==> flow/design.v <==
module system_bus
	#(parameter DATA_WIDTH = 8, 
	parameter ADDR_WIDTH = 14, 
	parameter NO_OF_MASTER = 4, 
	parameter NO_OF_SLAVE = 8,
	parameter [NO_OF_SLAVE*ADDR_WIDTH-1:0] SLAVE_BASE_ADDR = {14'd10, 14'd20, 14'd30, 14'd40, 14'd50, 14'd60, 14'd70, 14'd80}, 
	parameter [NO_OF_SLAVE*ADDR_WIDTH-1:0] SLAVE_END_ADDR = {14'd19, 14'd29, 14'd39, 14'd49, 14'd59, 14'd69, 14'd79, 14'd89}
	) 
	(
	input clk,
	input reset_n,
	input [ADDR_WIDTH*NO_OF_MASTER-1:0]  addr_avm, 
	output [DATA_WIDTH*NO_OF_MASTER-1:0]  readdata_avm,
	input [DATA_WIDTH*NO_OF_MASTER-1:0]  writedata_avm, 
	input [NO_OF_MASTER-1:0]  readen_avm,
	input [NO_OF_MASTER-1:0]  writeen_avm,
	output [NO_OF_MASTER-1:0]  readvalid_avm,
	output [NO_OF_MASTER-1:0]  writevalid_avm,
	input [NO_OF_MASTER-1:0]  waitrequest_avm,
	input [4*NO_OF_MASTER-1:0]priority_no,
	output [ADDR_WIDTH*NO_OF_SLAVE-1:0]  addr_avs,
	input [DATA_WIDTH*NO_OF_SLAVE-1:0]  readdata_avs,
	output [DATA_WIDTH*NO_OF_SLAVE-1:0]  writedata_avs,
	output [NO_OF_SLAVE-1:0]  readen_avs,
	output [NO_OF_SLAVE-1:0]  writeen_avs,
	input [NO_OF_SLAVE-1:0]  readvalid_avs,
	input [NO_OF_SLAVE-1:0]  writevalid_avs,
	output reg [NO_OF_SLAVE-1:0]  waitrequest_avs
	);
	reg [NO_OF_MASTER-1:0] readen_avm_last, writeen_avm_last, readen_avm_reg, writeen_avm_reg;
	reg [NO_OF_MASTER-1:0]  readvalid_avm_reg, readvalid_avm_reg_out, writevalid_avm_reg_out;
	reg [DATA_WIDTH-1:0]  readdata_avm_reg [NO_OF_MASTER-1:0];
	reg [7:0] readvalid_avs_last, writevalid_avs_last;
	reg [DATA_WIDTH-1:0]  readdata_avs_reg [NO_OF_SLAVE-1:0];
	reg [NO_OF_SLAVE-1:0] readvalid_avs_reg;
	reg [NO_OF_SLAVE-1:0] writevalid_avs_reg;
	wire [NO_OF_SLAVE:0] readvalid_avs_reg_x = {1'b0, readvalid_avs_reg};
	wire [NO_OF_SLAVE:0] writevalid_avs_reg_x = {1'b0, writevalid_avs_reg};
	reg [ADDR_WIDTH-1:0] addr_avs_reg [NO_OF_SLAVE-1:0];
	reg [DATA_WIDTH-1:0]  writedata_avs_reg [NO_OF_SLAVE-1:0];
	reg [NO_OF_SLAVE-1:0]  readen_avs_reg, writeen_avs_reg, readen_avs_reg_out, writeen_avs_reg_out;
	wire [ADDR_WIDTH-1:0] addr_avm_wire [NO_OF_MASTER-1:0];
	wire [DATA_WIDTH-1:0] writedata_avm_wire [NO_OF_MASTER-1:0];
	wire [3:0] priority_wire [NO_OF_MASTER-1:0];
	wire [4*NO_OF_MASTER-1:0] priority_no_with_active;
	reg [7:0] free_slaves;
	reg [3:0] last_state_stage_1_2;
	reg [1:0] master_slave_mux_master;
	reg [7:0] slave_master_demux_slave;
	reg [3:0] counter_s_p_master [NO_OF_MASTER-1:0];
	reg [3:0] value_s_p_master [NO_OF_MASTER-1:0];
	reg [7:0] slave_en_flag;
	reg [4:0] s_p_conversion_counter;
	reg [4:0] s_p_conversion_value;
	reg [3:0] s_p_conversion_counter_4;
	reg [3:0] s_p_conversion_value_4;
	reg stage_2_state;
	reg stage_4_state;
	reg [DATA_WIDTH + 2 - 1:0] shift_reg_slave;
	reg [DATA_WIDTH + ADDR_WIDTH + 2-1:0] shift_reg_master;
	reg [3:0] master_enable;
	reg [7:0] last_state_stage_3_4;
	reg [7:0] last_state_stage_3_4_single;
	reg [7:0] slave_active_stage_3;
	wire [31:0] slave_master_priority;
	wire [31:0] slave_master_priority_with_active;
	wire [3:0] master_enable_wire;
	wire m2s_serial_bus,s2m_serial_bus;
	wire [7:0] master_corresponding_slave [3:0];
	wire [3:0] master_active_stage_1;
	reg [3:0] mux_demux_slave_corresponding_master [7:0] ;
	reg [1:0] mux_demux_slave_corresponding_master_2bit [7:0] ;
	reg [2:0] master_corresponding_slave_3bit [NO_OF_MASTER-1:0];
	reg [4:0] counter_s_p_slave [NO_OF_SLAVE-1:0];
	reg [4:0] value_s_p_slave [NO_OF_SLAVE-1:0];
	reg [1:0] state_master_interface [NO_OF_MASTER-1:0];
	reg [1:0] state_slave_interface [NO_OF_SLAVE-1:0];
	reg [7:0] slave_master_mux_slave;
	reg [3:0] slave_master_mux_slave_3b;
	reg [3:0] slave_master_mux_slave_3b_tem;
	reg [3:0] master_releaser_stage;
	reg [7:0] slave_releaser_stage;
	assign master_active_stage_1=(readen_avm_reg | writeen_avm_reg) & (~last_state_stage_1_2) & (~{((master_corresponding_slave[3] & free_slaves) == 8'b0),((master_corresponding_slave[2] & free_slaves) == 8'b0),((master_corresponding_slave[1] & free_slaves) == 8'b0),((master_corresponding_slave[0] & free_slaves) == 8'b0)});
	assign slave_master_priority={priority_wire[mux_demux_slave_corresponding_master_2bit[7]],priority_wire[mux_demux_slave_corresponding_master_2bit[6]],priority_wire[mux_demux_slave_corresponding_master_2bit[5]],priority_wire[mux_demux_slave_corresponding_master_2bit[4]],priority_wire[mux_demux_slave_corresponding_master_2bit[3]],priority_wire[mux_demux_slave_corresponding_master_2bit[2]],priority_wire[mux_demux_slave_corresponding_master_2bit[1]],priority_wire[mux_demux_slave_corresponding_master_2bit[0]]};
	assign readen_avs = readen_avs_reg_out;
	assign writeen_avs = writeen_avs_reg_out;
	assign readvalid_avm=readvalid_avm_reg_out;
	assign writevalid_avm=writevalid_avm_reg_out;
	assign master_enable_wire=master_enable;
	assign m2s_serial_bus=shift_reg_master[DATA_WIDTH + ADDR_WIDTH + 1];
	assign s2m_serial_bus=shift_reg_slave[DATA_WIDTH + 1];
	genvar i, j, k;
	generate
		for ( i=0;i<NO_OF_MASTER;i=i+1)  
			begin : VECTORIZE_INTERFACE_SIGNALS
				assign priority_wire[i]=priority_no[i*4+3:i*4];
				assign addr_avm_wire[i]=addr_avm[(i+1)*ADDR_WIDTH-1:i*ADDR_WIDTH];
				assign writedata_avm_wire[i]=writedata_avm[(i+1)*DATA_WIDTH-1:i*DATA_WIDTH];
			end
		for ( k=0;k<NO_OF_MASTER;k=k+1)  
			begin : ADDRESS_DECODING_0  
				for ( i=0;i<NO_OF_SLAVE;i=i+1)
					begin : ADDRESS_DECODING_1
						assign master_corresponding_slave[k][i]=(addr_avm[ADDR_WIDTH*k-1+ADDR_WIDTH:ADDR_WIDTH*k] >= SLAVE_BASE_ADDR[(i+1)*ADDR_WIDTH-1:i*ADDR_WIDTH])? ((addr_avm[ADDR_WIDTH*k-1+ADDR_WIDTH:ADDR_WIDTH*k] <= SLAVE_END_ADDR[(i+1)*ADDR_WIDTH-1:i*ADDR_WIDTH])? 1'b1:1'b0):1'b0 ;
					end
			end
		for ( i=0;i<NO_OF_MASTER;i=i+1)  
			begin : BIT_CONVERSION_8_3
				always @(*)
					begin
						case(master_corresponding_slave[i])
							8'b00000001:
								begin
									master_corresponding_slave_3bit[i]=3'b000;
								end
							8'b00000010:
								begin
									master_corresponding_slave_3bit[i]=3'b001;
								end
							8'b00000100:
								begin
									master_corresponding_slave_3bit[i]=3'b010;
								end
							8'b00001000:
								begin
									master_corresponding_slave_3bit[i]=3'b011;
								end
							8'b00010000:
								begin
									master_corresponding_slave_3bit[i]=3'b100;
								end
							8'b00100000:
								begin
									master_corresponding_slave_3bit[i]=3'b101;
								end
							8'b01000000:
								begin
									master_corresponding_slave_3bit[i]=3'b110;
								end
							8'b10000000:
								begin
									master_corresponding_slave_3bit[i]=3'b111;
								end
							default:
								begin
									master_corresponding_slave_3bit[i]=3'b00;
								end
						endcase
					end
			end
		for ( i=0;i<NO_OF_MASTER;i=i+1)  
			begin : IDENTIFY_MASTER_REQUEST_DECTING_WITH_EDGE
				always @(posedge clk or negedge reset_n)
					if (~reset_n)
						begin
							readen_avm_reg[i]<=1'b0;
							writeen_avm_reg[i]<=1'b0;
						end
					else
					begin
						case({((~readen_avm_last[i]) & readen_avm[i]), master_releaser_stage[i]})
							2'b10,2'b11:
								begin
									readen_avm_reg[i]<=1'b1;
								end
							2'b01:
								begin
									readen_avm_reg[i]<=1'b0;
								end
							2'b00:
								begin
									readen_avm_reg[i]<=readen_avm_reg[i];
								end
							default:
								begin
									readen_avm_reg[i]<=1'b0;
								end
						endcase
						case({((~writeen_avm_last[i]) & writeen_avm[i]), master_releaser_stage[i]})
							2'b10,2'b11:
								begin
									writeen_avm_reg[i]<=1'b1;
								end
							2'b01:
								begin
									writeen_avm_reg[i]<=1'b0;
								end
							2'b00:
								begin
									writeen_avm_reg[i]<=writeen_avm_reg[i];
								end
							default:
								begin
									writeen_avm_reg[i]<=1'b0;
								end
						endcase
					end
			end
		for ( i=0;i<NO_OF_SLAVE;i=i+1)  
			begin : BIT_CONVERSION_4_2
				always @(*)
					begin
						case(mux_demux_slave_corresponding_master[i])
							4'b0001:
								begin
									mux_demux_slave_corresponding_master_2bit[i]=2'b00;
								end
							4'b0010:
								begin
									mux_demux_slave_corresponding_master_2bit[i]=2'b01;
								end
							4'b0100:
								begin
									mux_demux_slave_corresponding_master_2bit[i]=2'b10;
								end
							4'b1000:
								begin
									mux_demux_slave_corresponding_master_2bit[i]=2'b11;
								end
							default:
								begin
									mux_demux_slave_corresponding_master_2bit[i]=2'b00;
								end
						endcase
					end
			end
		for ( i=0;i<NO_OF_MASTER;i=i+1)  
			begin : DETECT_MASTER_REQUESTS_WITH_PRIORITY
				assign priority_no_with_active[i*4]=priority_no[i*4] & master_active_stage_1[i];
				assign priority_no_with_active[i*4+1]=priority_no[i*4+1] & master_active_stage_1[i];
				assign priority_no_with_active[i*4+2]=priority_no[i*4+2] & master_active_stage_1[i];
				assign priority_no_with_active[i*4+3]=priority_no[i*4+3] & master_active_stage_1[i];
			end
		for ( i=0;i<NO_OF_SLAVE;i=i+1)  
			begin : DETECT_SLAVE_READY_WITH_PRIORITY
				assign slave_master_priority_with_active[i*4]=slave_master_priority[i*4] & slave_active_stage_3[i];
				assign slave_master_priority_with_active[i*4+1]=slave_master_priority[i*4+1] & slave_active_stage_3[i];
				assign slave_master_priority_with_active[i*4+2]=slave_master_priority[i*4+2] & slave_active_stage_3[i];
				assign slave_master_priority_with_active[i*4+3]=slave_master_priority[i*4+3] & slave_active_stage_3[i];
			end
		for (i=0;i<NO_OF_SLAVE;i=i+1)  
			begin : SAMPLE_DATA_FROM_SLAVE_INTERFACE
				assign writedata_avs[(i+1)*DATA_WIDTH-1:i*DATA_WIDTH] = writedata_avs_reg[i];
				assign addr_avs[(i+1)*ADDR_WIDTH-1:i*ADDR_WIDTH]=addr_avs_reg[i]-SLAVE_BASE_ADDR[i];
				always @(posedge clk or negedge reset_n)	
					begin
						if (~reset_n)
							begin
								readvalid_avs_reg[i]<=1'b0;
								writevalid_avs_reg[i]<=1'b0;
								readdata_avs_reg[i]<=8'b0;
								waitrequest_avs[i]<=1'b0;
							end
						else	
							begin
								case ({(readvalid_avs[i] & (~readvalid_avs_last[i])),(writevalid_avs[i] & (~writevalid_avs_last[i]))})
									2'b11:
										begin
											readvalid_avs_reg[i]<=readvalid_avs[i];
											writevalid_avs_reg[i]<=writevalid_avs[i];
											readdata_avs_reg[i]<=readdata_avs[i*8+7:i*8];
											waitrequest_avs[i]<=1'b1;
										end
									2'b10:
										begin
											readvalid_avs_reg[i]<=readvalid_avs[i];
											writevalid_avs_reg[i]<=writevalid_avs[i];
											readdata_avs_reg[i]<=readdata_avs[i*8+7:i*8];
											waitrequest_avs[i]<=1'b1;
										end
									2'b01:
										begin
											readvalid_avs_reg[i]<=readvalid_avs[i];
											writevalid_avs_reg[i]<=writevalid_avs[i];
											readdata_avs_reg[i]<=readdata_avs_reg[i];
											waitrequest_avs[i]<=1'b1;
										end
									2'b00:
										begin
											readvalid_avs_reg[i]<=readvalid_avs_reg[i];
											writevalid_avs_reg[i]<=writevalid_avs_reg[i];
											readdata_avs_reg[i]<=readdata_avs_reg[i];
											waitrequest_avs[i]<=1'b0;
										end
									default:
										begin
											readvalid_avs_reg[i]<=1'b0;
											writevalid_avs_reg[i]<=1'b0;
											readdata_avs_reg[i]<=8'b0;
											waitrequest_avs[i]<=1'b0;
										end
								endcase
							end
					end
			end
		for (j=0;j<NO_OF_SLAVE;j=j+1)  
			begin : SERIAL_TO_PARALLEL_CONVERSION_AT_SLAVE_INTERFACES
				always @(posedge clk or negedge reset_n) 
					begin
						if(~reset_n)
							begin
								counter_s_p_slave[j]<=5'b0;
								value_s_p_slave[j]<=5'b0;	
								state_slave_interface[j]<=2'b0;
								writeen_avs_reg[j] <= 1'b0;
								readen_avs_reg[j] <= 1'b0;
								addr_avs_reg[j]<={ADDR_WIDTH{1'b0}};
								writedata_avs_reg[j]<=8'b0;
								writeen_avs_reg_out[j]<=1'b0;
								readen_avs_reg_out[j] <=1'b0;
							end
						else	
							begin
								case(state_slave_interface[j])
									2'b0:
										begin
											writeen_avs_reg[j] <= writeen_avs_reg[j];
											counter_s_p_slave[j]<=5'b0;
											writedata_avs_reg[j]<=writedata_avs_reg[j];
											addr_avs_reg[j]<=addr_avs_reg[j];
											value_s_p_slave[j]<=value_s_p_slave[j];
											if (slave_en_flag[j])
												begin
													state_slave_interface[j] <=2'b1;
													readen_avs_reg[j] <= m2s_serial_bus;
												end
											else
												begin
													state_slave_interface[j] <=2'b0;
													readen_avs_reg[j] <= 1'b0;
												end
											if (writeen_avs_reg_out[j] & writevalid_avs[j])
												begin
													writeen_avs_reg_out[j]<=1'b0;
												end
											else
												begin
													writeen_avs_reg_out[j]<=writeen_avs_reg_out[j];
												end
											if (readen_avs_reg_out[j] & readvalid_avs[j])
												begin
													readen_avs_reg_out[j] <=1'b0;
												end
											else
												begin
													readen_avs_reg_out[j] <=readen_avs_reg_out[j];
												end		
										end
									2'b01:
										begin
											writeen_avs_reg[j] <= m2s_serial_bus;
											readen_avs_reg[j] <= readen_avs_reg[j];			
											counter_s_p_slave[j]<=5'b0;
											state_slave_interface[j] <=2'b10;			
											writedata_avs_reg[j]<=writedata_avs_reg[j];
											addr_avs_reg[j]<=addr_avs_reg[j];			
											if(readen_avs_reg[j])
												begin
													value_s_p_slave[j]<=ADDR_WIDTH-1'b1;
												end
											else
												begin
													value_s_p_slave[j]<=ADDR_WIDTH+DATA_WIDTH-1'b1;
												end
											if (writeen_avs_reg_out[j] & writevalid_avs[j])
												begin
													writeen_avs_reg_out[j]<=1'b0;
												end
											else
												begin
													writeen_avs_reg_out[j]<=writeen_avs_reg_out[j];
												end
											if (readen_avs_reg_out[j] & readvalid_avs[j])
												begin
													readen_avs_reg_out[j] <=1'b0;
												end
											else
												begin
													readen_avs_reg_out[j] <=readen_avs_reg_out[j];
												end
										end
									2'b10:
										begin
											writeen_avs_reg[j] <= writeen_avs_reg[j];
											readen_avs_reg[j] <= readen_avs_reg[j];
											value_s_p_slave[j]<=value_s_p_slave[j];
											writedata_avs_reg[j]<={writedata_avs_reg[j],addr_avs_reg[j][ADDR_WIDTH-1]};			
											addr_avs_reg[j]<={addr_avs_reg[j],m2s_serial_bus};			
										if(value_s_p_slave[j] == counter_s_p_slave[j] )
											begin
												counter_s_p_slave[j]<=5'd0;
												writeen_avs_reg_out[j]<=writeen_avs_reg[j];
												readen_avs_reg_out[j] <= readen_avs_reg[j];
												state_slave_interface[j] <=2'b0;
											end
										else			
											begin
												counter_s_p_slave[j]<=counter_s_p_slave[j]+5'd1;
												writeen_avs_reg_out[j]<=writeen_avs_reg_out[j];
												readen_avs_reg_out[j] <=readen_avs_reg_out[j];
												state_slave_interface[j] <=2'b10;
											end					
										end
									default:
										begin
											counter_s_p_slave[j]<=5'b0;
											value_s_p_slave[j]<=5'b0;	
											state_slave_interface[j]<=2'b0;
											writeen_avs_reg[j] <= 1'b0;
											readen_avs_reg[j] <= 1'b0;
											addr_avs_reg[j]<={ADDR_WIDTH{1'b0}};
											writedata_avs_reg[j]<=8'b0;
											writeen_avs_reg_out[j]<=1'b0;
											readen_avs_reg_out[j] <=1'b0;
										end		
								endcase
							end
					end
		end
		for (j=0;j<NO_OF_MASTER;j=j+1) 
			begin : SERIAL_TO_PARALLEL_CONVERSION_AT_MASTER_INTERFACES
				assign readdata_avm[(j+1)*DATA_WIDTH-1:j*DATA_WIDTH]=readdata_avm_reg[j];
				always @(posedge clk or negedge reset_n) 
					begin
						if(~reset_n)
							begin
								counter_s_p_master[j]<=4'b0;
								value_s_p_master[j]<=4'b0;	
								state_master_interface[j]<=2'b0;
								readdata_avm_reg[j] <= 8'b0;
								readvalid_avm_reg[j] <= 1'b0;
								readvalid_avm_reg_out[j] <= 1'b0;
								writevalid_avm_reg_out[j] <= 1'b0;
							end
						else	
							begin
								case(state_master_interface[j])
									2'b0:
										begin
											counter_s_p_master[j]<=4'b0;
											value_s_p_master[j]<=value_s_p_master[j];
											readdata_avm_reg[j] <= readdata_avm_reg[j];
											if (master_enable_wire[j])
												begin
													state_master_interface[j] <=2'b1;
												end
											else
												begin
													state_master_interface[j] <=2'b0;
												end
											casex({master_enable_wire[j],(readen_avm[j] | writeen_avm[j] | waitrequest_avm[j])})
												2'b1x:
													begin
														readvalid_avm_reg[j] <= s2m_serial_bus;
														readvalid_avm_reg_out[j] <= 1'b0;
														writevalid_avm_reg_out[j] <= 1'b0;
													end
												2'b01:
													begin
														readvalid_avm_reg[j] <= readvalid_avm_reg[j];
														readvalid_avm_reg_out[j] <= readvalid_avm_reg_out[j];
														writevalid_avm_reg_out[j] <= writevalid_avm_reg_out[j];
													end
												2'b00:
													begin
														readvalid_avm_reg[j] <= 1'b0;
														readvalid_avm_reg_out[j] <= 1'b0;
														writevalid_avm_reg_out[j] <= 1'b0;
													end
												default:
													begin
														readvalid_avm_reg[j] <= 1'b0;
														readvalid_avm_reg_out[j] <= 1'b0;
														writevalid_avm_reg_out[j] <= 1'b0;
													end
											endcase
										end
									2'b01:
										begin
											counter_s_p_master[j]<=4'b0;
											readvalid_avm_reg[j] <= readvalid_avm_reg[j];
											if(readvalid_avm_reg[j])
												begin
													value_s_p_master[j]<=DATA_WIDTH-1'b1;
													state_master_interface[j] <=2'b10;
													writevalid_avm_reg_out[j] <= s2m_serial_bus;
												end
											else													
												begin
													value_s_p_master[j]<=4'd0;
													state_master_interface[j] <=2'b0;
													writevalid_avm_reg_out[j] <= s2m_serial_bus;
												end
											readvalid_avm_reg_out[j] <= 1'b0;
											readdata_avm_reg[j] <= readdata_avm_reg[j];
										end
									2'b10:
										begin
											value_s_p_master[j]<=value_s_p_master[j];
											readvalid_avm_reg[j] <= readvalid_avm_reg[j];
											readdata_avm_reg[j] <= {readdata_avm_reg[j],s2m_serial_bus}; 
											writevalid_avm_reg_out[j] <= 1'b0;
											if(value_s_p_master[j] == counter_s_p_master[j] )
												begin
													counter_s_p_master[j]<=4'd0;
													readvalid_avm_reg_out[j] <= readvalid_avm_reg[j];
													state_master_interface[j] <=2'b0;
												end
											else
												begin
													counter_s_p_master[j]<=counter_s_p_master[j]+4'd1;
													readvalid_avm_reg_out[j] <= 1'b0;
													state_master_interface[j] <=2'b10;
												end	
										end
									default:
										begin
											readdata_avm_reg[j] <= 8'b0;
											counter_s_p_master[j]<=4'b0;
											value_s_p_master[j]<=4'b0;	
											state_master_interface[j]<=2'b0;
											readvalid_avm_reg[j] <= 1'b0;
											readvalid_avm_reg_out[j] <= 1'b0;
											writevalid_avm_reg_out[j] <= 1'b0;
										end
								endcase
							end
					end
		end
	endgenerate
	always @(posedge clk or negedge reset_n)
		begin
			if(~reset_n)
				begin
					readvalid_avs_last<=8'b0;
					writevalid_avs_last<=8'b0;
					readen_avm_last<=8'b0;
					writeen_avm_last<=8'b0;
				end
			else
				begin
					readvalid_avs_last<=readvalid_avs;
					writevalid_avs_last<=writevalid_avs;
					readen_avm_last<=readen_avm;
					writeen_avm_last<=writeen_avm;
				end
		end
	always @(posedge clk or negedge reset_n) 
		begin
			if (~reset_n)
				begin
					master_slave_mux_master <=2'b0;
					slave_master_demux_slave<=8'b0;
					mux_demux_slave_corresponding_master[0] <= 4'b0;
					mux_demux_slave_corresponding_master[1] <= 4'b0;
					mux_demux_slave_corresponding_master[2] <= 4'b0;
					mux_demux_slave_corresponding_master[3] <= 4'b0;
					mux_demux_slave_corresponding_master[4] <= 4'b0;
					mux_demux_slave_corresponding_master[5] <= 4'b0;
					mux_demux_slave_corresponding_master[6] <= 4'b0;
					mux_demux_slave_corresponding_master[7] <= 4'b0;
				end
			else
				begin      
					casex({priority_no_with_active}) 
						16'b1000xxxxxxxxxxxx:
							begin
								master_slave_mux_master <=2'b11;
								slave_master_demux_slave<=master_corresponding_slave[3];
								mux_demux_slave_corresponding_master[master_corresponding_slave_3bit[3]] <= 4'b1000; 
							end
						16'b0xxx1000xxxxxxxx:
							begin
								master_slave_mux_master <=2'b10;
								slave_master_demux_slave<=master_corresponding_slave[2];
								mux_demux_slave_corresponding_master[master_corresponding_slave_3bit[2]] <= 4'b0100;
							end
						16'b0xxx0xxx1000xxxx:
							begin
								master_slave_mux_master <=2'b01;
								slave_master_demux_slave<=master_corresponding_slave[1];
								mux_demux_slave_corresponding_master[master_corresponding_slave_3bit[1]] <= 4'b0010;
							end
						16'b0xxx0xxx0xxx1000:
							begin
								master_slave_mux_master <=2'b0;
								slave_master_demux_slave<=master_corresponding_slave[0];
								mux_demux_slave_corresponding_master[master_corresponding_slave_3bit[0]] <= 4'b0001;
							end
						16'b01000xxx0xxx0xxx:
							begin
								master_slave_mux_master <=2'b11;
								slave_master_demux_slave<=master_corresponding_slave[3];
								mux_demux_slave_corresponding_master[master_corresponding_slave_3bit[3]] <= 4'b1000;
							end
						16'b00xx01000xxx0xxx:
							begin
								master_slave_mux_master <=2'b10;
								slave_master_demux_slave<=master_corresponding_slave[2];
								mux_demux_slave_corresponding_master[master_corresponding_slave_3bit[2]] <= 4'b0100;
							end
						16'b00xx00xx01000xxx:
							begin
								master_slave_mux_master <=2'b01;
								slave_master_demux_slave<=master_corresponding_slave[1];
								mux_demux_slave_corresponding_master[master_corresponding_slave_3bit[1]] <= 4'b0010;
							end
						16'b00xx00xx00xx0100:
							begin
								master_slave_mux_master <=2'b0;
								slave_master_demux_slave<=master_corresponding_slave[0];
								mux_demux_slave_corresponding_master[master_corresponding_slave_3bit[0]] <= 4'b0001;
							end
						16'b001000xx00xx00xx:
							begin
								master_slave_mux_master <=2'b11;
								slave_master_demux_slave<=master_corresponding_slave[3];
								mux_demux_slave_corresponding_master[master_corresponding_slave_3bit[3]] <= 4'b1000;
							end
						16'b000x001000xx00xx:
							begin
								master_slave_mux_master <=2'b10;
								slave_master_demux_slave<=master_corresponding_slave[2];
								mux_demux_slave_corresponding_master[master_corresponding_slave_3bit[2]] <= 4'b0100;
							end
						16'b000x000x001000xx:
							begin
								master_slave_mux_master <=2'b01;
								slave_master_demux_slave<=master_corresponding_slave[1];
								mux_demux_slave_corresponding_master[master_corresponding_slave_3bit[1]] <= 4'b0010;
							end
						16'b000x000x000x0010:
							begin
								master_slave_mux_master <=2'b0;
								slave_master_demux_slave<=master_corresponding_slave[0];
								mux_demux_slave_corresponding_master[master_corresponding_slave_3bit[0]] <= 4'b0001;
							end
						16'b0001000x000x000x:
							begin
								master_slave_mux_master <=2'b11;
								slave_master_demux_slave<=master_corresponding_slave[3];
								mux_demux_slave_corresponding_master[master_corresponding_slave_3bit[3]] <= 4'b1000;
							end
						16'b00000001000x000x:
							begin
								master_slave_mux_master <=2'b10;
								slave_master_demux_slave<=master_corresponding_slave[2];
								mux_demux_slave_corresponding_master[master_corresponding_slave_3bit[2]] <= 4'b0100;
							end
						16'b000000000001000x:
							begin
								master_slave_mux_master <=2'b01;  
								slave_master_demux_slave<=master_corresponding_slave[1];
								mux_demux_slave_corresponding_master[master_corresponding_slave_3bit[1]] <= 4'b0010;
							end
						16'b0000000000000001:
							begin
								master_slave_mux_master <=2'b0;
								slave_master_demux_slave<=master_corresponding_slave[0];
								mux_demux_slave_corresponding_master[master_corresponding_slave_3bit[0]] <= 4'b0001;
							end
						default:
							begin
								master_slave_mux_master <=2'b0;
								slave_master_demux_slave<=8'b0;
							end
					endcase
				end
		end
	always @(posedge clk or negedge reset_n) 
		begin
			if(~reset_n)
				begin
					slave_en_flag <= 8'b0;
					s_p_conversion_counter <= 5'b0;
					s_p_conversion_value<=5'b0;
					shift_reg_master<={(DATA_WIDTH+ADDR_WIDTH+2){1'b0}};
					last_state_stage_1_2<=4'b0;
					stage_2_state<=1'b0;
					free_slaves<=8'hff;
				end
			else
				begin
					case(stage_2_state)
						1'b0:  
							begin
								s_p_conversion_counter <= 5'b0;
								if (writeen_avm[master_slave_mux_master])
									begin
										s_p_conversion_value <= DATA_WIDTH+ADDR_WIDTH+1'b1; 
										shift_reg_master <= {readen_avm[master_slave_mux_master],writeen_avm[master_slave_mux_master] ,writedata_avm_wire[master_slave_mux_master], addr_avm_wire[master_slave_mux_master]};
									end
								else
									begin
										s_p_conversion_value <= ADDR_WIDTH+1'b1;
										shift_reg_master <= {readen_avm[master_slave_mux_master],writeen_avm[master_slave_mux_master] , addr_avm_wire[master_slave_mux_master], {DATA_WIDTH{1'b0}}};
									end
								if(slave_master_demux_slave!=8'b0)  
									begin 
										slave_en_flag <= slave_master_demux_slave;
										last_state_stage_1_2 <= (last_state_stage_1_2 ^ master_releaser_stage) | (1'b1 << master_slave_mux_master);
										stage_2_state <= 1'b1;
										free_slaves <= ((free_slaves|slave_releaser_stage) ^ slave_master_demux_slave);
									end
								else
									begin
										slave_en_flag<=8'b0;
										stage_2_state <= stage_2_state;
										last_state_stage_1_2 <= (last_state_stage_1_2 ^ master_releaser_stage);
										free_slaves <=(free_slaves|slave_releaser_stage);
									end
							end
						1'b1:
							begin
								s_p_conversion_value<=s_p_conversion_value;  
								slave_en_flag<=8'b0;
								last_state_stage_1_2 <= (last_state_stage_1_2 ^ master_releaser_stage);
								free_slaves<=(free_slaves|slave_releaser_stage);
								shift_reg_master<= {shift_reg_master[DATA_WIDTH+ADDR_WIDTH:0],1'b0};
								if(s_p_conversion_counter == s_p_conversion_value)
									begin
										stage_2_state <= 1'b0;
										s_p_conversion_counter <= 5'b0;
									end
								else
									begin
										stage_2_state <= stage_2_state;
										s_p_conversion_counter <= s_p_conversion_counter + 5'b1;
									end
							end
						default:
							begin
								slave_en_flag <= 8'b0;
								s_p_conversion_counter <= 5'b0;
								s_p_conversion_value<=5'b0;
								shift_reg_master<={(DATA_WIDTH+ADDR_WIDTH+2){1'b0}};
								last_state_stage_1_2<=4'b0;
								stage_2_state<=1'b0;
								free_slaves<=8'hff;
							end
					endcase
				end
		end
	always @(posedge clk or negedge reset_n)
		begin 
			if (~reset_n)
				begin
					slave_active_stage_3<=8'b0;
				end
			else
				begin
					slave_active_stage_3<=(slave_active_stage_3|(((~readvalid_avs_last) & readvalid_avs) |  ((~writevalid_avs_last) & writevalid_avs))) & (~last_state_stage_3_4);
				end
		end
	always @(posedge clk or negedge reset_n) 
		begin
			if (~reset_n)
				begin
					slave_master_mux_slave<=8'b0;
					slave_master_mux_slave_3b <= 4'b0;
				end
			else
				begin          
					if ((slave_master_priority_with_active & 32'b11110000000000000000000000000000) == 32'b10000000000000000000000000000000)
						begin
							slave_master_mux_slave<=8'b10000000; slave_master_mux_slave_3b <= 4'b111;
						end
					else if ((slave_master_priority_with_active & 32'b10001111000000000000000000000000) == 32'b00001000000000000000000000000000)
						begin
							slave_master_mux_slave<=8'b01000000; slave_master_mux_slave_3b <= 4'b110;
						end
					else if ((slave_master_priority_with_active & 32'b10001000111100000000000000000000) == 32'b00000000100000000000000000000000)
						begin
							slave_master_mux_slave<=8'b00100000; slave_master_mux_slave_3b <= 4'b101;
						end
					else if ((slave_master_priority_with_active & 32'b10001000100011110000000000000000) == 32'b00000000000010000000000000000000)
						begin
							slave_master_mux_slave<=8'b00010000; slave_master_mux_slave_3b <= 4'b100;
						end
					else if ((slave_master_priority_with_active & 32'b10001000100010001111000000000000) == 32'b00000000000000001000000000000000)
						begin
							slave_master_mux_slave<=8'b00001000; slave_master_mux_slave_3b <= 4'b011;
						end
					else if ((slave_master_priority_with_active & 32'b10001000100010001000111100000000) == 32'b00000000000000000000100000000000)
						begin
							slave_master_mux_slave<=8'b00000100; slave_master_mux_slave_3b <= 4'b010;
						end
					else if ((slave_master_priority_with_active & 32'b10001000100010001000100011110000) == 32'b00000000000000000000000010000000)
						begin
							slave_master_mux_slave<=8'b00000010; slave_master_mux_slave_3b <= 4'b001;
						end
					else if ((slave_master_priority_with_active & 32'b10001000100010001000100010001111) == 32'b00000000000000000000000000001000)
						begin
							slave_master_mux_slave<=8'b00000001; slave_master_mux_slave_3b <= 4'b000;
						end
					else if ((slave_master_priority_with_active & 32'b11111000100010001000100010001000) == 32'b01000000000000000000000000000000)
						begin
							slave_master_mux_slave<=8'b10000000; slave_master_mux_slave_3b <= 4'b111;
						end
					else if ((slave_master_priority_with_active & 32'b11001111100010001000100010001000) == 32'b00000100000000000000000000000000)
						begin
							slave_master_mux_slave<=8'b01000000; slave_master_mux_slave_3b <= 4'b110;
						end
					else if ((slave_master_priority_with_active & 32'b11001100111110001000100010001000) == 32'b00000000010000000000000000000000)
						begin
							slave_master_mux_slave<=8'b00100000; slave_master_mux_slave_3b <= 4'b101;
						end
					else if ((slave_master_priority_with_active & 32'b11001100110011111000100010001000) == 32'b00000000000001000000000000000000)
						begin
							slave_master_mux_slave<=8'b00010000; slave_master_mux_slave_3b <= 4'b100;
						end
					else if ((slave_master_priority_with_active & 32'b11001100110011001111100010001000) == 32'b00000000000000000100000000000000)
						begin
							slave_master_mux_slave<=8'b00001000; slave_master_mux_slave_3b <= 4'b011;
						end
					else if ((slave_master_priority_with_active & 32'b11001100110011001100111110001000) == 32'b00000000000000000000010000000000)
						begin
							slave_master_mux_slave<=8'b00000100; slave_master_mux_slave_3b <= 4'b010;
						end
					else if ((slave_master_priority_with_active & 32'b11001100110011001100110011111000) == 32'b00000000000000000000000001000000)
						begin
							slave_master_mux_slave<=8'b00000010; slave_master_mux_slave_3b <= 4'b001;
						end
					else if ((slave_master_priority_with_active & 32'b11001100110011001100110011001111) == 32'b00000000000000000000000000000100)
						begin
							slave_master_mux_slave<=8'b00000001; slave_master_mux_slave_3b <= 4'b000;
						end
					else if ((slave_master_priority_with_active & 32'b11111100110011001100110011001100) == 32'b00100000000000000000000000000000)
						begin
							slave_master_mux_slave<=8'b10000000; slave_master_mux_slave_3b <= 4'b111;
						end
					else if ((slave_master_priority_with_active & 32'b11101111110011001100110011001100) == 32'b00000010000000000000000000000000)
						begin
							slave_master_mux_slave<=8'b01000000; slave_master_mux_slave_3b <= 4'b110;
						end
					else if ((slave_master_priority_with_active & 32'b11101110111111001100110011001100) == 32'b00000000001000000000000000000000)
						begin
							slave_master_mux_slave<=8'b00100000; slave_master_mux_slave_3b <= 4'b101;
						end
					else if ((slave_master_priority_with_active & 32'b11101110111011111100110011001100) == 32'b00000000000000100000000000000000)
						begin
							slave_master_mux_slave<=8'b00010000; slave_master_mux_slave_3b <= 4'b100;
						end
					else if ((slave_master_priority_with_active & 32'b11101110111011101111110011001100) == 32'b00000000000000000010000000000000)
						begin
							slave_master_mux_slave<=8'b00001000; slave_master_mux_slave_3b <= 4'b011;
						end
					else if ((slave_master_priority_with_active & 32'b11101110111011101110111111001100) == 32'b00000000000000000000001000000000)
						begin
							slave_master_mux_slave<=8'b00000100; slave_master_mux_slave_3b <= 4'b010;
						end
					else if ((slave_master_priority_with_active & 32'b11101110111011101110111011111100) == 32'b00000000000000000000000000100000)
						begin
							slave_master_mux_slave<=8'b00000010; slave_master_mux_slave_3b <= 4'b001;
						end
					else if ((slave_master_priority_with_active & 32'b11101110111011101110111011101111) == 32'b00000000000000000000000000000010)
						begin
							slave_master_mux_slave<=8'b00000001; slave_master_mux_slave_3b <= 4'b000;
						end
					else if ((slave_master_priority_with_active & 32'b11111110111011101110111011101110) == 32'b00010000000000000000000000000000)
						begin
							slave_master_mux_slave<=8'b10000000; slave_master_mux_slave_3b <= 4'b111;
						end
					else if ((slave_master_priority_with_active & 32'b11111111111011101110111011101110) == 32'b00000001000000000000000000000000)
						begin
							slave_master_mux_slave<=8'b01000000; slave_master_mux_slave_3b <= 4'b110;
						end
					else if ((slave_master_priority_with_active & 32'b11111111111111101110111011101110) == 32'b00000000000100000000000000000000)
						begin
							slave_master_mux_slave<=8'b00100000; slave_master_mux_slave_3b <= 4'b101;
						end
					else if ((slave_master_priority_with_active & 32'b11111111111111111110111011101110) == 32'b00000000000000010000000000000000)
						begin
							slave_master_mux_slave<=8'b00010000; slave_master_mux_slave_3b <= 4'b100;
						end
					else if ((slave_master_priority_with_active & 32'b11111111111111111111111011101110) == 32'b00000000000000000001000000000000)
						begin
							slave_master_mux_slave<=8'b00001000; slave_master_mux_slave_3b <= 4'b011;
						end
					else if ((slave_master_priority_with_active & 32'b11111111111111111111111111101110) == 32'b00000000000000000000000100000000)
						begin
							slave_master_mux_slave<=8'b00000100; slave_master_mux_slave_3b <= 4'b010;
						end
					else if ((slave_master_priority_with_active & 32'b11111111111111111111111111111110) == 32'b00000000000000000000000000010000)
						begin
							slave_master_mux_slave<=8'b00000010; slave_master_mux_slave_3b <= 4'b001;
						end
					else if ((slave_master_priority_with_active & 32'b11111111111111111111111111111111) == 32'b00000000000000000000000000000001)
						begin
							slave_master_mux_slave<=8'b00000001; slave_master_mux_slave_3b <= 4'b000;
						end
					else
						begin
							slave_master_mux_slave<=8'b0; slave_master_mux_slave_3b <= 4'b1000;
						end
				end
		end
	always @(posedge clk or negedge reset_n) 
		begin
			if(!reset_n)
				begin
					s_p_conversion_counter_4 <= 4'b0;
					s_p_conversion_value_4 <= 4'b0;
					stage_4_state <= 1'b0;
					shift_reg_slave <= {(DATA_WIDTH + 2){1'b0}}; 
					last_state_stage_3_4<=8'b0;
					last_state_stage_3_4_single<=8'b0;
					master_enable<=4'b0;
					slave_master_mux_slave_3b_tem<=4'b0;
				end
			else
				begin
					case(stage_4_state)
						1'b0:
							begin
								last_state_stage_3_4_single<=8'b0;
								s_p_conversion_counter_4 <= 4'b0;
								if (readvalid_avs_reg_x[slave_master_mux_slave_3b])
									begin
										shift_reg_slave <= {readvalid_avs_reg_x[slave_master_mux_slave_3b], writevalid_avs_reg_x[slave_master_mux_slave_3b], readdata_avs_reg[slave_master_mux_slave_3b]};
										s_p_conversion_value_4 <= DATA_WIDTH+1'b1;
									end
								else
									begin
										shift_reg_slave <= {readvalid_avs_reg_x[slave_master_mux_slave_3b], writevalid_avs_reg_x[slave_master_mux_slave_3b],{DATA_WIDTH{1'b0}}};
										s_p_conversion_value_4 <= 4'd1;
									end
								if(slave_master_mux_slave!=8'b0)
									begin
										stage_4_state <= 1'b1;
										last_state_stage_3_4<=(last_state_stage_3_4^slave_releaser_stage)| (1'b1 << slave_master_mux_slave_3b);
										master_enable<=mux_demux_slave_corresponding_master[slave_master_mux_slave_3b];
									end
								else
									begin
										stage_4_state <= stage_4_state;
										last_state_stage_3_4<=(last_state_stage_3_4^slave_releaser_stage);
										master_enable<=4'b0;
									end
								slave_master_mux_slave_3b_tem<=slave_master_mux_slave_3b;
							end
						1'b1:
							begin
								slave_master_mux_slave_3b_tem<=slave_master_mux_slave_3b_tem;
								master_enable<=4'b0;
								shift_reg_slave[DATA_WIDTH + 1:0] <= {shift_reg_slave[DATA_WIDTH:0],1'b0};
								last_state_stage_3_4<=(last_state_stage_3_4^slave_releaser_stage);
								if(s_p_conversion_counter_4 == s_p_conversion_value_4)
									begin
										stage_4_state <= 1'b0;
										s_p_conversion_counter_4 <= 4'b0;
										last_state_stage_3_4_single<=(1'b1 << slave_master_mux_slave_3b_tem);
									end
								else
									begin
										stage_4_state <= stage_4_state;
										s_p_conversion_counter_4 <= s_p_conversion_counter_4 + 4'b1;
										last_state_stage_3_4_single<=8'b0;
									end
							end
					endcase
				end
		end
		always @(posedge clk or negedge reset_n)  
			begin
				if (~reset_n)
					begin
						master_releaser_stage<=4'b0;
						slave_releaser_stage<=8'b0;
					end
				else
					begin
						case(last_state_stage_3_4_single)
							8'b10000000:
								begin
									master_releaser_stage<=mux_demux_slave_corresponding_master[7];
									slave_releaser_stage<=8'b10000000;
								end
							8'b01000000:
								begin
									master_releaser_stage<=mux_demux_slave_corresponding_master[6];
									slave_releaser_stage<=8'b01000000;
								end
							8'b00100000:
								begin
									master_releaser_stage<=mux_demux_slave_corresponding_master[5];
									slave_releaser_stage<=8'b00100000;
								end
							8'b00010000:
								begin
									master_releaser_stage<=mux_demux_slave_corresponding_master[4];
									slave_releaser_stage<=8'b00010000;
								end
							8'b00001000:
								begin
									master_releaser_stage<=mux_demux_slave_corresponding_master[3];
									slave_releaser_stage<=8'b00001000;
								end
							8'b00000100:
								begin
									master_releaser_stage<=mux_demux_slave_corresponding_master[2];
									slave_releaser_stage<=8'b00000100;
								end
							8'b00000010:
								begin
									master_releaser_stage<=mux_demux_slave_corresponding_master[1];
									slave_releaser_stage<=8'b00000010;
								end
							8'b00000001:
								begin
									master_releaser_stage<=mux_demux_slave_corresponding_master[0];
									slave_releaser_stage<=8'b00000001;
								end
							default:
								begin
									master_releaser_stage<=4'b0;
									slave_releaser_stage<=8'b0;
								end
						endcase		
					end
			end
endmodule
* From RTL to reports: system_bus *
What the tools print for system_bus, step after step.
Lines are those of the file above, counted from 1.
Cell names lack the library's common part.
A cell with -- has no value.

inputs
  top module = system_bus
  clock input = clk
  standard-cell library = sky130hd
  timing corner = tt_025C_1v80

* Elaborated design *
Counts by Yosys on the flattened word-level netlist (proc, flatten, opt, wreduce). Print and check cells are left out. Cells with the same type and inputs are merged into one.

word-level totals
  cells after elaboration = 1,357
  bits in registers = 680
  output and inout port bits = 240
  input port bits = 198

operators by class
  bitwise operators = 149
  reduce/logical cells = 157
  shift-type cells = 7
  eq/ne operators = 320
  $lt $le $gt $ge = 64
  mux-type cells = 470
  add/subtract/negate cells = 16

operator list
  kind                                                      count
  2-to-1 mux 4 bit                                          78
  2-to-1 mux 8 bit                                          37
  case mux 8 bit (select 2 bit)                             16
  case mux 4 bit (select 4 bit)                             16
  case mux 14 bit (select 2 bit)                            8
  >= comparator 14 x 6 -> 1 bit with constant B             12
  less-or-equal comparator 14 x 6 -> 1 bit with constant B  12
  less-or-equal comparator 14 x 7 -> 1 bit with constant B  12
  2-to-1 mux 1 bit                                          145
  2-to-1 mux 5 bit                                          28
  case mux 1 bit (select 2 bit)                             66
  OR reduction 2 bit                                        64
  case mux 8 bit (select 8 bit)                             2
  case mux 2 bit (select 3 bit)                             21
  == test 2 bit with constant B                             62
  >= comparator 14 x 5 -> 1 bit with constant B             8
  less-or-equal comparator 14 x 5 -> 1 bit with constant B  8
  >= comparator 14 x 7 -> 1 bit with constant B             8
  != test 2 x 1 -> 1 bit with constant B                    48
  case mux 5 bit (select 2 bit)                             9
  bitwise AND 1 bit                                         88
  case mux 3 bit (select 7 bit)                             4
  == test 2 x 1 -> 1 bit with constant B                    41
  logical NOT 2 bit                                         41
  case mux 8 bit (select 4 bit)                             2
  case mux 4 bit (select 8 bit)                             2
  == test 3 bit with constant B                             20
  >= comparator 14 x 4 -> 1 bit with constant B             4

Not listed: further kinds 90, cells in them 321.

* Longest topological paths *
Yosys ltp: most cells in a row. Word level: on the elaborated netlist, between registers, memories and ports. Mapped: between sequential cells and ports; inverters and the memories' decode and read muxes count.

depth
  depth in word-level cells = 38
  ABC_AREA = 0
  gate-level depth with buffers = 15
  depth with buffers taken out = 12

* Netlist *
The flow's flattened synthesis, as Yosys stat reports it; memories are mapped. The netlist is that of the ABC_AREA named above (0 if unset); the other value can give another one.

synthesis totals
  buffer cells = 183
  cell area after synthesis = 0.0318843 mm²
  cell count = 3,423
  area of sequential cells = 0.0165409 mm²
  flip-flop cells = 660

cells by type
  type      count  area in all (µm²)
  dfrtp_1   640    1.6E+04
  nand2_1   845    3.17E+03
  nand3_1   265    1.33E+03
  o21ai_0   172    860.826
  nor2_1    223    837.053
  mux4_2    28     630.605
  clkbuf_1  151    566.794
  xor2_1    64     560.538
  dfstp_2   20     525.504
  a22o_1    48     420.403
  xnor2_1   43     376.611
  nand2b_1  58     362.848
  mux2_2    31     349.085
  inv_1     92     345.331
  nor2b_1   55     344.08
  mux2i_1   27     270.259
  a21oi_1   53     265.254
  a22oi_1   35     262.752

Not listed: further types 83, cells in them 573.

* Worst setup path after synthesis *
Source: OpenSTA report_checks on the synthesized netlist (no wires, ideal clock, input and output delay 20% of the period each), path of least setup slack; recovery checks are left aside. Register names are those of the netlist, which keeps one name where synthesis merged equal registers.

timing path post-synthesis
  path kind = input -> register
  from = in addr_avm[45]
  to = reg mux_demux_slave_corresponding_master[3][2]
  setup slack = 2,757 ps
  arrival = 4,118 ps
  input delay = 1,400 ps
  stages = 12
  path buffers = 1
  path delay = 2,843 ps
  setup time = 125 ps
  launch time at the first pin = 1,400 ps
  period = 7,000 ps
  required time = 6,875 ps
  synthesis period reached = 4,243 ps

"path delay" = arrival - input delay + setup time.
"stages" counts driving pins, that of a launching flip-flop among them; a cell with two outputs on the path counts twice.
"synthesis period reached" = period - worst setup slack (recovery checks aside). The figure is calculated, with input and output delays left at 20% of the set period.
Between the ends stands the longest chain of elaborated cells between them, by number of cells; it is not shown to be the way that was timed. Of several equally long chains one is given.
A line is the first line of the expression or statement that the cell stems from. Yosys adds cells for indexed reads and writes and turns some case tables into memories.
At most two assigning lines are given for a register; there are more.

between the ends, post-synthesis
  cell sequence = buf_6 -> and3_4 -> a22o_1 -> a32o_1 -> a211o_1 -> and2_4 -> and4_1 -> nor4_2 -> nor3_2 -> a41o_1 -> a221oi_4 -> mux2_4
  length of the longest elaborated chain = 12
  elaborated cells on any way between the ends = 77
  classes of those cells = compare (16); eq/ne (28); mux (19); logic (7); reduce/logical (7)

RTL lines, path post-synthesis
  what                                      line  RTL
  from (decl)                               12    input [ADDR_WIDTH*NO_OF_MASTER-1:0] addr_avm,
  less-or-equal comparator 14 x 7 -> 1 bit  104   assign master_corresponding_slave[k][i]=(addr_avm[ADDR_WIDTH*k-1+ADDR_WIDTH:ADDR_WIDTH*k] >= SLAVE_BASE_ADDR[( ...
  2-to-1 mux 1 bit x2                       104
  bitwise AND 8 bit                         83    assign master_active_stage_1=(readen_avm_reg | writeen_avm_reg) & (~last_state_stage_1_2) & (~{((master_corres ...
  logical NOT 8 bit                         83
  inverter 4 bit                            83
  bitwise AND 4 bit                         83
  bitwise AND 1 bit                         229   assign priority_no_with_active[i*4]=priority_no[i*4] & master_active_stage_1[i];
  == test 16 x 1 -> 1 bit                   565   casex({priority_no_with_active})
  OR reduction 4 bit                        --
  != test 2 x 1 -> 1 bit                    --
  AND reduction 5 bit                       --
  to (assign)                               557   mux_demux_slave_corresponding_master[3] <= 4'b0;
  to (assign)                               570   mux_demux_slave_corresponding_master[master_corresponding_slave_3bit[3]] <= 4'b1000;
  to (decl)                                 71    reg [3:0] mux_demux_slave_corresponding_master [7:0] ;

* Worst path after layout *
Path of least setup slack in the final report of entry A (OpenROAD, finished layout, wires in). Where an end is a register, its clock arrival counts in the times.
The path's times are printed in steps of 10 ps; the period is the one set.

timing path post-layout
  path kind = input -> register
  from = in addr_avm[48]
  to = reg mux_demux_slave_corresponding_master[3][2]
  stages = 12
  input delay = 1,800 ps
  launch time at the first pin = 1,800 ps
  setup time = 110 ps
  setup slack = 3,380 ps
  period = 8,980 ps
  required time = 9,470 ps
  path buffers = 1
  arrival = 6,090 ps

Between the ends stands the longest chain of elaborated cells between them, by number of cells; it is not shown to be the way that was timed. Of several equally long chains one is given.
At most two assigning lines are given for a register; there are more.

between the ends, post-layout
  cell sequence = clkdlybuf4s50_1 -> or2_1 -> or4_1 -> nand4_1 -> a211o_1 -> a32oi_1 -> o2111ai_1 -> o32a_1 -> a2bb2oi_1 -> nor2_1 -> a221oi_4 -> mux2_4
  length of the longest elaborated chain = 12
  elaborated cells on any way between the ends = 77
  classes of those cells = compare (16); eq/ne (28); mux (19); logic (7); reduce/logical (7)

RTL lines, path post-layout
  what                                      line  RTL
  from (decl)                               12    input [ADDR_WIDTH*NO_OF_MASTER-1:0] addr_avm,
  less-or-equal comparator 14 x 7 -> 1 bit  104   assign master_corresponding_slave[k][i]=(addr_avm[ADDR_WIDTH*k-1+ADDR_WIDTH:ADDR_WIDTH*k] >= SLAVE_BASE_ADDR[( ...
  2-to-1 mux 1 bit x2                       104
  bitwise AND 8 bit                         83    assign master_active_stage_1=(readen_avm_reg | writeen_avm_reg) & (~last_state_stage_1_2) & (~{((master_corres ...
  logical NOT 8 bit                         83
  inverter 4 bit                            83
  bitwise AND 4 bit                         83
  bitwise AND 1 bit                         229   assign priority_no_with_active[i*4]=priority_no[i*4] & master_active_stage_1[i];
  == test 16 x 1 -> 1 bit                   565   casex({priority_no_with_active})
  OR reduction 4 bit                        --
  != test 2 x 1 -> 1 bit                    --
  AND reduction 5 bit                       --
  to (assign)                               557   mux_demux_slave_corresponding_master[3] <= 4'b0;
  to (assign)                               570   mux_demux_slave_corresponding_master[master_corresponding_slave_3bit[3]] <= 4'b1000;
  to (decl)                                 71    reg [3:0] mux_demux_slave_corresponding_master [7:0] ;

Memo
Re: implementation data of system_bus

Record of 6 stored runs of the RTL-to-layout flow on system_bus, platform sky130hd. The runs are unordered. Constraints: input delay and output delay 20% of the set period each, output load 0.01 pF.
Among the settings, -- means not set for that run.
A result given as -- is not shown for that run.

name                                    entry A    entry B    entry C  entry D    entry E    entry F
CAP_MARGIN                              30         25         20       25         25         20
period_ns                               8.98       5.33       7.16     8.98       8.98       5.19
CORE_MARGIN                             2          4          2        2          2          2
CORE_UTILIZATION                        40         17         46       40         40         40
SLEW_MARGIN                             20         15         20       5          5          20
CELL_PAD_IN_SITES_DETAIL_PLACEMENT      --         0          2        --         --         --
CELL_PAD_IN_SITES_GLOBAL_PLACEMENT      --         1          --       3          3          --
CORE_ASPECT_RATIO                       --         0.85       0.75     0.61       --         --
CTS_CLUSTER_SIZE                        --         72         --       --         --         --
HOLD_SLACK_MARGIN                       --         0.02       --       --         --         --
PLACE_DENSITY_LB_ADDON                  --         0.09       --       --         --         --
SETUP_SLACK_MARGIN                      --         0.03       --       --         --         --
TNS_END_PERCENT                         --         40         --       --         --         --
GPL_ROUTABILITY_DRIVEN                  --         --         1        --         --         --
MIN_ROUTING_LAYER                       --         --         met1     --         --         --
ABC_AREA                                --         --         --       1          --         --
MAX_ROUTING_LAYER                       --         --         --       met4       --         --
PLACE_DENSITY                           --         --         --       --         --         0.6
total die area (mm²)                    0.0819849  0.19457    --       0.0870417  0.0819849  0.0819849
standard-cell area after routing (mm²)  0.0397494  0.042437   --       0.0414835  0.0398495  0.0398219
synthesized cell area (mm²)             0.0318843  0.0318843  --       0.0338512  0.0318843  0.0318843
setup slack of the critical path (ps)   3,377      719        --       4,040      3,437      764

Entry C: not finished: clock tree synthesis ended with error DPL-0033
